==> flow/design.v <==
module floating_mult (
  input         s_axis_a_tvalid,
  input  [31:0] s_axis_a_tdata,
  input         s_axis_b_tvalid,
  input  [31:0] s_axis_b_tdata,
  output        m_axis_result_tvalid,
  output [31:0] m_axis_result_tdata
);
wire [31:0] a = s_axis_a_tdata;
wire [31:0] b = s_axis_b_tdata;
wire        sa = a[31];
wire        sb = b[31];
wire [7:0]  ea = a[30:23];
wire [7:0]  eb = b[30:23];
wire [22:0] fa = a[22:0];
wire [22:0] fb = b[22:0];
wire a_zero = (ea == 8'd0);
wire b_zero = (eb == 8'd0);
wire a_inf  = (ea == 8'hFF) && (fa == 23'd0);
wire b_inf  = (eb == 8'hFF) && (fb == 23'd0);
wire a_nan  = (ea == 8'hFF) && (fa != 23'd0);
wire b_nan  = (eb == 8'hFF) && (fb != 23'd0);
wire        s = sa ^ sb;
wire [47:0] p = {1'b1, fa} * {1'b1, fb};
wire signed [10:0] e0 = $signed({3'b000, ea}) + $signed({3'b000, eb}) - 11'sd127;
reg  [22:0] m;
reg         g;
reg         st;
reg  signed [10:0] e1;
always @(*) begin
  if (p[47]) begin
    m  = p[46:24];
    g  = p[23];
    st = |p[22:0];
    e1 = e0 + 11'sd1;
  end else begin
    m  = p[45:23];
    g  = p[22];
    st = |p[21:0];
    e1 = e0;
  end
end
wire        rnd = g & (st | m[0]);
wire [23:0] mr  = {1'b0, m} + {23'd0, rnd};
wire signed [10:0] e2 = mr[23] ? e1 + 11'sd1 : e1;
wire [22:0] mf  = mr[22:0];
reg [31:0] r;
always @(*) begin
  if (a_nan || b_nan || (a_inf && b_zero) || (b_inf && a_zero))
    r = 32'h7FC00000;
  else if (a_inf || b_inf)
    r = {s, 8'hFF, 23'd0};
  else if (a_zero || b_zero)
    r = {s, 31'd0};
  else if (e2 >= 11'sd255)
    r = {s, 8'hFF, 23'd0};
  else if (e2 <= 11'sd0)
    r = {s, 31'd0};
  else
    r = {s, e2[7:0], mf};
end
assign m_axis_result_tdata  = r;
assign m_axis_result_tvalid = 1'b1;
endmodule
module floating_adder (
  input         s_axis_a_tvalid,
  input  [31:0] s_axis_a_tdata,
  input         s_axis_a_tlast,
  input         s_axis_b_tvalid,
  input  [31:0] s_axis_b_tdata,
  output        m_axis_result_tvalid,
  output [31:0] m_axis_result_tdata,
  output        m_axis_result_tlast
);
wire [31:0] a = s_axis_a_tdata;
wire [31:0] b = s_axis_b_tdata;
wire a_zero = (a[30:23] == 8'd0);
wire b_zero = (b[30:23] == 8'd0);
wire a_inf  = (a[30:23] == 8'hFF) && (a[22:0] == 23'd0);
wire b_inf  = (b[30:23] == 8'hFF) && (b[22:0] == 23'd0);
wire a_nan  = (a[30:23] == 8'hFF) && (a[22:0] != 23'd0);
wire b_nan  = (b[30:23] == 8'hFF) && (b[22:0] != 23'd0);
wire        swap = (b[30:0] > a[30:0]);
wire [31:0] x = swap ? b : a;
wire [31:0] y = swap ? a : b;
wire        sx = x[31];
wire        sy = y[31];
wire [7:0]  ex = x[30:23];
wire [7:0]  ey = y[30:23];
wire [7:0]  d  = ex - ey;
wire        sub = sx ^ sy;
wire [26:0] mx = {1'b1, x[22:0], 3'b000};
wire [26:0] my = {1'b1, y[22:0], 3'b000};
wire        far    = (d >= 8'd27);
wire [26:0] my_sh  = far ? 27'd0 : (my >> d[4:0]);
wire [26:0] lost   = far ? my : (my & ~(27'h7FFFFFF << d[4:0]));
wire        sticky = |lost;
wire [26:0] my_al = {my_sh[26:1], my_sh[0] | sticky};
wire [27:0] s0 = sub ? ({1'b0, mx} - {1'b0, my_al}) : ({1'b0, mx} + {1'b0, my_al});
reg  [4:0]  lz;
always @(*) begin
  casez (s0[26:0])
    27'b1??????????????????????????: lz = 5'd0;
    27'b01?????????????????????????: lz = 5'd1;
    27'b001????????????????????????: lz = 5'd2;
    27'b0001???????????????????????: lz = 5'd3;
    27'b00001??????????????????????: lz = 5'd4;
    27'b000001?????????????????????: lz = 5'd5;
    27'b0000001????????????????????: lz = 5'd6;
    27'b00000001???????????????????: lz = 5'd7;
    27'b000000001??????????????????: lz = 5'd8;
    27'b0000000001?????????????????: lz = 5'd9;
    27'b00000000001????????????????: lz = 5'd10;
    27'b000000000001???????????????: lz = 5'd11;
    27'b0000000000001??????????????: lz = 5'd12;
    27'b00000000000001?????????????: lz = 5'd13;
    27'b000000000000001????????????: lz = 5'd14;
    27'b0000000000000001???????????: lz = 5'd15;
    27'b00000000000000001??????????: lz = 5'd16;
    27'b000000000000000001?????????: lz = 5'd17;
    27'b0000000000000000001????????: lz = 5'd18;
    27'b00000000000000000001???????: lz = 5'd19;
    27'b000000000000000000001??????: lz = 5'd20;
    27'b0000000000000000000001?????: lz = 5'd21;
    27'b00000000000000000000001????: lz = 5'd22;
    27'b000000000000000000000001???: lz = 5'd23;
    27'b0000000000000000000000001??: lz = 5'd24;
    27'b00000000000000000000000001?: lz = 5'd25;
    27'b000000000000000000000000001: lz = 5'd26;
    default:                          lz = 5'd27;
  endcase
end
wire [26:0] n  = s0[27] ? {s0[27:2], s0[1] | s0[0]} : (s0[26:0] << lz);
wire signed [9:0] en = s0[27] ? $signed({2'b00, ex}) + 10'sd1
                              : $signed({2'b00, ex}) - $signed({5'd0, lz});
wire        g   = n[2];
wire        st  = n[1] | n[0];
wire [22:0] m   = n[25:3];
wire        rnd = g & (st | m[0]);
wire [23:0] mr  = {1'b0, m} + {23'd0, rnd};
wire signed [9:0] e2 = mr[23] ? en + 10'sd1 : en;
reg [31:0] r;
always @(*) begin
  if (a_nan || b_nan || (a_inf && b_inf && (a[31] != b[31])))
    r = 32'h7FC00000;
  else if (a_inf)
    r = a;
  else if (b_inf)
    r = b;
  else if (a_zero && b_zero)
    r = {a[31] & b[31], 31'd0};
  else if (b_zero)
    r = a;
  else if (a_zero)
    r = b;
  else if (s0 == 28'd0)
    r = 32'd0;
  else if (e2 >= 10'sd255)
    r = {sx, 8'hFF, 23'd0};
  else if (e2 <= 10'sd0)
    r = {sx, 31'd0};
  else
    r = {sx, e2[7:0], mr[22:0]};
end
assign m_axis_result_tdata  = r;
assign m_axis_result_tvalid = 1'b1;
assign m_axis_result_tlast  = 1'b0;
endmodule
module conv_kernel(
	clk,
	rst_n,
	clear,
	i_pixel,
	i_weight,
	o_pixel
);
parameter	WIDTH	=	32;
input					clk;
input					rst_n;
input					clear;
input	[WIDTH-1:0]		i_pixel;
input	[WIDTH-1:0]		i_weight;
output	[WIDTH-1:0]		o_pixel;
reg		[WIDTH-1:0]		o_pixel;
reg		[WIDTH-1:0]		mult_a;
reg		[WIDTH-1:0]		mult_b;
wire	[WIDTH-1:0]		product;
reg		[WIDTH-1:0]		add_a;
reg		[WIDTH-1:0]		add_b;
wire	[WIDTH-1:0]		sum;
always @(posedge clk, negedge rst_n)	begin
	if(!rst_n) begin
		mult_a		<=	32'b0;
		mult_b		<=	32'b0;
	end
	else begin
		mult_a		<=	i_pixel;
		mult_b		<=	i_weight;
	end
end
always @(posedge clk, negedge rst_n)	begin
	if(!rst_n) begin
		add_a		<=	32'b0;
		add_b		<=	32'b0;
	end
	else if (clear) begin
		add_a		<=	32'b0;
		add_b		<=	32'b0;
	end			
	else begin
		add_a		<=	product;
		add_b		<=	sum;
	end
end
always @(posedge clk, negedge rst_n)	begin
	if(!rst_n) begin
		o_pixel		<=	32'b0;
	end
	else if (clear) begin
		o_pixel		<=	32'b0;
	end
	else begin
		o_pixel		<=	sum;
	end
end
floating_adder U_floating_adder (
  .s_axis_a_tvalid(),             
  .s_axis_a_tdata(add_a),               
  .s_axis_a_tlast(),               
  .s_axis_b_tvalid(),             
  .s_axis_b_tdata(add_b),               
  .m_axis_result_tvalid(),   
  .m_axis_result_tdata(sum),     
  .m_axis_result_tlast()     
);
floating_mult U_floating_mult (
  .s_axis_a_tvalid(),             
  .s_axis_a_tdata(mult_a),               
  .s_axis_b_tvalid(),             
  .s_axis_b_tdata(mult_b),               
  .m_axis_result_tvalid(),   
  .m_axis_result_tdata(product)     
);
endmodule
From RTL to reports: conv_kernel:

Tool output for the design above, in the order of the flow.
Line numbers count from 1 in the design file above.
Operators carry their Yosys type and port widths (W data, S select, Z words).
Not given: --

* top module: conv_kernel
* clock: clk
* library: sky130hd
* library corner: tt_025C_1v80

After elaboration:

Yosys after proc, flatten, opt, wreduce and memory -nomap, before mapping. Memory bits, and registers merged into a memory's read port (data or address), are not among the register bits. Print and check cells are not counted. Equal cells are merged and count once.

* bits in registers: 128
* elaborated cells: 138
* bits of input ports: 67

* equality and inequality tests: 33
* multiplexer cells: 30
* bitwise gates (word level): 12
* shift-type cells: 3
* multipliers: 1
* reductions and logical operators: 37
* add/sub/neg operators: 12
* $lt $le $gt $ge: 6

Operator list (count)
* $mul A24 B24 Y48: 1
* $mux W32: 12
* $mux W31: 6
* $pmux W5 S27: 1
* $logic_not A23 Y1: 4
* $reduce_bool A23 Y1: 4
* $mux W27: 2
* $add A23 B1 Y24: 2
* $eq A8 B8 Y1 const B: 4
* $logic_not A8 Y1: 4
* $gt A31 B31 Y1: 1
* $add A27 B27 Y28: 1
* $sub A27 B27 Y28: 1
* $logic_not A28 Y1: 1
* $mux W28: 1
* $eq A27 B1 Y1 const B: 1
* $and A27 B27 Y27: 1
* $shl A27 B5 Y26: 1
* $shr A27 B5 Y27: 1
* $shl A27 B5 Y27 const A: 1
* $not A27 Y27: 1
* $reduce_or A27 Y1: 1
* $eq A26 B1 Y1 const B: 1
* $mux W26: 1
* $eq A25 B1 Y1 const B: 1
* $eq A24 B1 Y1 const B: 1
* $eq A23 B1 Y1 const B: 1
* $reduce_or A23 Y1: 1

Not listed: further kinds 47, cells in them 76.

Depth:

Depth = most cells in a row (Yosys ltp): at word level without a register or memory, in the mapped netlist without a sequential cell, where the memories' decode and read muxes count.

* word-level depth: 31
* ABC_AREA: 1
* gate-level depth with buffers: 88
* gate-level depth less buffers: 83

After synthesis:

The flow's flattened synthesis, as Yosys stat reports it; memories are mapped. The netlist is that of the ABC_AREA named above (0 if unset); the other value can give another one.
The area totals of this step are shown rounded.

Cell types
* sky130_fd_sc_hd__fa_1: count 485, total area 9.71E+03 µm²
* sky130_fd_sc_hd__nand2_1: count 1538, total area 5.77E+03 µm²
* sky130_fd_sc_hd__inv_1: count 1145, total area 4.3E+03 µm²
* sky130_fd_sc_hd__ha_1: count 273, total area 3.42E+03 µm²
* sky130_fd_sc_hd__dfrtp_1: count 128, total area 3.2E+03 µm²
* sky130_fd_sc_hd__nand3_1: count 376, total area 1.88E+03 µm²
* sky130_fd_sc_hd__nor2_1: count 252, total area 945.907 µm²
* sky130_fd_sc_hd__o21ai_0: count 172, total area 860.826 µm²
* sky130_fd_sc_hd__a21oi_1: count 170, total area 850.816 µm²
* sky130_fd_sc_hd__xor2_1: count 80, total area 700.672 µm²
* sky130_fd_sc_hd__clkbuf_1: count 139, total area 521.75 µm²
* sky130_fd_sc_hd__nand4_1: count 63, total area 394.128 µm²
* sky130_fd_sc_hd__nor3_1: count 57, total area 285.274 µm²
* sky130_fd_sc_hd__xnor2_1: count 28, total area 245.235 µm²
* sky130_fd_sc_hd__nor4_1: count 38, total area 237.728 µm²
* sky130_fd_sc_hd__nand2_2: count 37, total area 231.472 µm²
* sky130_fd_sc_hd__nand3_2: count 22, total area 220.211 µm²
* sky130_fd_sc_hd__buf_6: count 17, total area 191.434 µm²

Other cell types: 55; their cells: 299.

* flip-flop cells: 128
* standard cells after synthesis: 5319
* sequential part of the area: 3200 µm²
* cell area after synthesis: 36000 µm²
* buffers: 202

Path before layout:

Path of least setup slack by OpenSTA after synthesis, without wires, with an ideal clock, recovery checks aside; 20% of the period is set as input and as output delay. Where synthesis merged equal registers, the netlist keeps one of their names.

* path kind: reg2reg
* start: register add_a[26]
* end: register add_b[12]
* period: 12.0 ns
* path slack: 2.021 ns
* driving pins on the path: 81
* arrival time: 9.863 ns
* time at the first pin: 0.000 ns
* buffers on the path: 7
* path delay: 9.979 ns
* synthesis period reached: 9.979 ns

"path delay" = arrival - input delay + setup time.
"driving pins on the path": output pins that drive a net of the path, with the launching flip-flop's if there is one; two outputs of one cell count as two.
"synthesis period reached" = period - worst setup slack (recovery checks aside). The figure is calculated, with input and output delays left at 20% of the set period.
The rows between start and end are the longest chain of elaborated cells between them; the timing report does not say that the signal goes this way. Where chains are equally long, one stands for them.
A line is the first line of the expression or statement that the cell stems from. Yosys adds cells for indexed reads and writes and turns some case tables into memories.
At most two assigning lines are given for a register; there are more.

* cells stage by stage: sky130_fd_sc_hd__dfrtp_1 > sky130_fd_sc_hd__inv_1 > sky130_fd_sc_hd__ha_1 > sky130_fd_sc_hd__buf_2 > sky130_fd_sc_hd__nand2_1 > sky130_fd_sc_hd__inv_2 > sky130_fd_sc_hd__nand2_1 > sky130_fd_sc_hd__nand2_1 > sky130_fd_sc_hd__nand2_1 > sky130_fd_sc_hd__nand3_1 > sky130_fd_sc_hd__nor2_1 > sky130_fd_sc_hd__nand2_4 > sky130_fd_sc_hd__nand3_1 > sky130_fd_sc_hd__nand3_2 > sky130_fd_sc_hd__ha_1 > sky130_fd_sc_hd__inv_1 > sky130_fd_sc_hd__nand2_2 > sky130_fd_sc_hd__nand2_1 > (+45 left out) > sky130_fd_sc_hd__nor2_1 > sky130_fd_sc_hd__nor2_1 > sky130_fd_sc_hd__nor2_1 > sky130_fd_sc_hd__o41ai_1 > sky130_fd_sc_hd__xor2_1 > sky130_fd_sc_hd__nor3_1 > sky130_fd_sc_hd__nand2_1 > sky130_fd_sc_hd__o21ai_4 > sky130_fd_sc_hd__inv_2 > sky130_fd_sc_hd__nor2_4 > sky130_fd_sc_hd__nand3_4 > sky130_fd_sc_hd__nand2_4 > sky130_fd_sc_hd__inv_4 > sky130_fd_sc_hd__nand3_4 > sky130_fd_sc_hd__buf_8 > sky130_fd_sc_hd__o21ai_2 > sky130_fd_sc_hd__nand2_1 > sky130_fd_sc_hd__nand2_1
* cells in the longest elaborated chain: 31
* elaborated cells on any way between the ends: 81

Ends and longest elaborated chain, after synthesis
* start: declaration: line 188 `reg [WIDTH-1:0] add_a;`
* start: assignment: line 203 `add_a <= 32'b0;`
* start: assignment: line 211
* $gt A31 B31 Y1: line 83 `wire        swap = (b[30:0] > a[30:0]);`
* $mux W32: line 84 `wire [31:0] x = swap ? b : a;`
* $sub A8 B8 Y8: line 90 `wire [7:0]  d  = ex - ey;`
* $shl A27 B5 Y27: line 96 `wire [26:0] lost   = far ? my : (my & ~(27'h7FFFFFF << d[4:0]));`
* $not A27 Y27: line 96
* $and A27 B27 Y27: line 96
* $mux W27: line 96
* (+17 left out)
* $mux W32: line 154 `else if (a_zero)`
* $mux W32: line 152 `else if (b_zero)`
* $mux W32: line 150 `else if (a_zero && b_zero)`
* $mux W32: line 148 `else if (b_inf)`
* $mux W32: line 146 `else if (a_inf)`
* $mux W32: line 144 `if (a_nan || b_nan || (a_inf && b_inf && (a[31] != b[31])))`
* $mux W32: line 206 `else if (clear) begin`
* end: assignment: line 204 `add_b <= 32'b0;`
* end: assignment: line 212 `add_b <= sum;`
* end: declaration: line 189 `reg [WIDTH-1:0] add_b;`

Path in the finished layout:

From the final timing report of run A: the path of least setup slack in the routed layout; clock arrival at registers is part of the times.

* path kind: reg2reg
* start: register add_a[25]
* end: register add_b[9]
* arrival time: 11.46 ns
* driving pins on the path: 70
* path slack: 0.88 ns
* time at the first pin: 0.48 ns
* buffers on the path: 2
* period: 12.0 ns

The rows between start and end are the longest chain of elaborated cells between them; the timing report does not say that the signal goes this way. Where chains are equally long, one stands for them.
At most two assigning lines are given for a register; there are more.

* cells stage by stage: sky130_fd_sc_hd__dfrtp_1 > sky130_fd_sc_hd__inv_1 > sky130_fd_sc_hd__ha_2 > sky130_fd_sc_hd__nand2_1 > sky130_fd_sc_hd__nor2_1 > sky130_fd_sc_hd__nand4_1 > sky130_fd_sc_hd__nor2_2 > sky130_fd_sc_hd__nand3_4 > sky130_fd_sc_hd__nand3_1 > sky130_fd_sc_hd__nand3_2 > sky130_fd_sc_hd__ha_4 > sky130_fd_sc_hd__inv_1 > sky130_fd_sc_hd__nand3_1 > sky130_fd_sc_hd__nand2_2 > sky130_fd_sc_hd__buf_4 > sky130_fd_sc_hd__o21ai_0 > sky130_fd_sc_hd__o211ai_1 > sky130_fd_sc_hd__nand3_1 > (+34 left out) > sky130_fd_sc_hd__xor2_1 > sky130_fd_sc_hd__buf_4 > sky130_fd_sc_hd__nor3_2 > sky130_fd_sc_hd__xor2_1 > sky130_fd_sc_hd__inv_1 > sky130_fd_sc_hd__nand4_1 > sky130_fd_sc_hd__nand2_1 > sky130_fd_sc_hd__nand2_1 > sky130_fd_sc_hd__nor2_2 > sky130_fd_sc_hd__nand3_4 > sky130_fd_sc_hd__nand2_4 > sky130_fd_sc_hd__inv_4 > sky130_fd_sc_hd__nand2_2 > sky130_fd_sc_hd__inv_1 > sky130_fd_sc_hd__nand2_1 > sky130_fd_sc_hd__nand2_1 > sky130_fd_sc_hd__nand2_1 > sky130_fd_sc_hd__o21ai_0
* cells in the longest elaborated chain: 31
* elaborated cells on any way between the ends: 81

Ends and longest elaborated chain, after layout
* start: declaration: line 188 `reg [WIDTH-1:0] add_a;`
* start: assignment: line 203 `add_a <= 32'b0;`
* start: assignment: line 211
* $gt A31 B31 Y1: line 83 `wire        swap = (b[30:0] > a[30:0]);`
* $mux W32: line 84 `wire [31:0] x = swap ? b : a;`
* $sub A8 B8 Y8: line 90 `wire [7:0]  d  = ex - ey;`
* $shl A27 B5 Y27: line 96 `wire [26:0] lost   = far ? my : (my & ~(27'h7FFFFFF << d[4:0]));`
* $not A27 Y27: line 96
* $and A27 B27 Y27: line 96
* $mux W27: line 96
* (+17 left out)
* $mux W32: line 154 `else if (a_zero)`
* $mux W32: line 152 `else if (b_zero)`
* $mux W32: line 150 `else if (a_zero && b_zero)`
* $mux W32: line 148 `else if (b_inf)`
* $mux W32: line 146 `else if (a_inf)`
* $mux W32: line 144 `if (a_nan || b_nan || (a_inf && b_inf && (a[31] != b[31])))`
* $mux W32: line 206 `else if (clear) begin`
* end: assignment: line 204 `add_b <= 32'b0;`
* end: assignment: line 212 `add_b <= sum;`
* end: declaration: line 189 `reg [WIDTH-1:0] add_b;`

Ticket comment

Design conv_kernel on sky130hd. What follows are 2 stored runs of the flow, each under its own settings; their order means nothing. The constraints put input and output delay at 20% of the set period each and load the outputs with 0.01 pF.
"clock period reached": clock period set for the run, less the worst setup slack. It is reckoned from that one timing run; input and output delays stay at 20% of the period that was set.
"time on the worst setup path" is the time allowed to the run's worst setup path (the clock period less input and output delay, where it has them) less its slack. Clock arrival times count: a late capture clock shortens it, a late launch clock lengthens it.
The measured numbers are rounded.

### Run A

==> flow/run.sh <==
#!/bin/bash
# the make line also repeats the synthesis and layout settings of config.mk as NAME=value (left out here)
make -C /OpenROAD-flow-scripts/flow DESIGN_CONFIG=/design/flow/config.mk WORK_HOME=/design/flow/orfs CLKGATE_MAP_FILE= finish
==> flow/config.mk <==
export PLATFORM = sky130hd
export DESIGN_NAME = conv_kernel
export DESIGN_NICKNAME = conv_kernel
export VERILOG_FILES = /design/flow/design.v
export SDC_FILE = /design/flow/constraint.sdc
export NUM_CORES = 4
export LEC_CHECK = 0
export ABC_AREA = 1
export CAP_MARGIN = 20
export CELL_PAD_IN_SITES_DETAIL_PLACEMENT = 1
export CORE_MARGIN = 2
export CORE_UTILIZATION = 40
export CTS_CLUSTER_SIZE = 30
export PLACE_DENSITY_LB_ADDON = 0.16
export SLEW_MARGIN = 20
export TNS_END_PERCENT = 95
==> flow/constraint.sdc <==
create_clock -name core_clock -period 12.0 [get_ports {clk}]
set_input_delay 2.4000 -clock core_clock [delete_from_list [all_inputs] [get_ports {clk}]]
set_output_delay 2.4000 -clock core_clock [all_outputs]
set_load 0.01 [all_outputs]

Results of run A:
- Smallest setup slack: 0.88 ns
- Full die area: 93000 µm²
- Clock period reached: 11.121 ns
- Utilization in the final report: 0.44
- Worst hold slack in the final report: 0.60 ns
- Standard-cell area after routing: 39000 µm²
- Sum of negative setup slack: 0.000 ns
- Synthesis area: 36000 µm²
- Time on the worst setup path: 11.12 ns
- Worst setup path kind: reg2reg

### Run B

==> flow/run.sh <==
#!/bin/bash
# the make line also repeats the synthesis and layout settings of config.mk as NAME=value (left out here)
make -C /OpenROAD-flow-scripts/flow DESIGN_CONFIG=/design/flow/config.mk WORK_HOME=/design/flow/orfs CLKGATE_MAP_FILE= finish
==> flow/config.mk <==
export PLATFORM = sky130hd
export DESIGN_NAME = conv_kernel
export DESIGN_NICKNAME = conv_kernel
export VERILOG_FILES = /design/flow/design.v
export SDC_FILE = /design/flow/constraint.sdc
export NUM_CORES = 4
export LEC_CHECK = 0
export ABC_AREA = 0
export CAP_MARGIN = 35
export CELL_PAD_IN_SITES_GLOBAL_PLACEMENT = 2
export CORE_MARGIN = 2
export CORE_UTILIZATION = 70
export GPL_TIMING_DRIVEN = 1
export HOLD_SLACK_MARGIN = -0.08
export PLACE_DENSITY_LB_ADDON = 0.02
export SLEW_MARGIN = 40
export TNS_END_PERCENT = 50
==> flow/constraint.sdc <==
create_clock -name core_clock -period 13.5 [get_ports {clk}]
set_input_delay 2.7000 -clock core_clock [delete_from_list [all_inputs] [get_ports {clk}]]
set_output_delay 2.7000 -clock core_clock [all_outputs]
set_load 0.01 [all_outputs]

Outcome of run B: no results, placement failed with FLW-0024
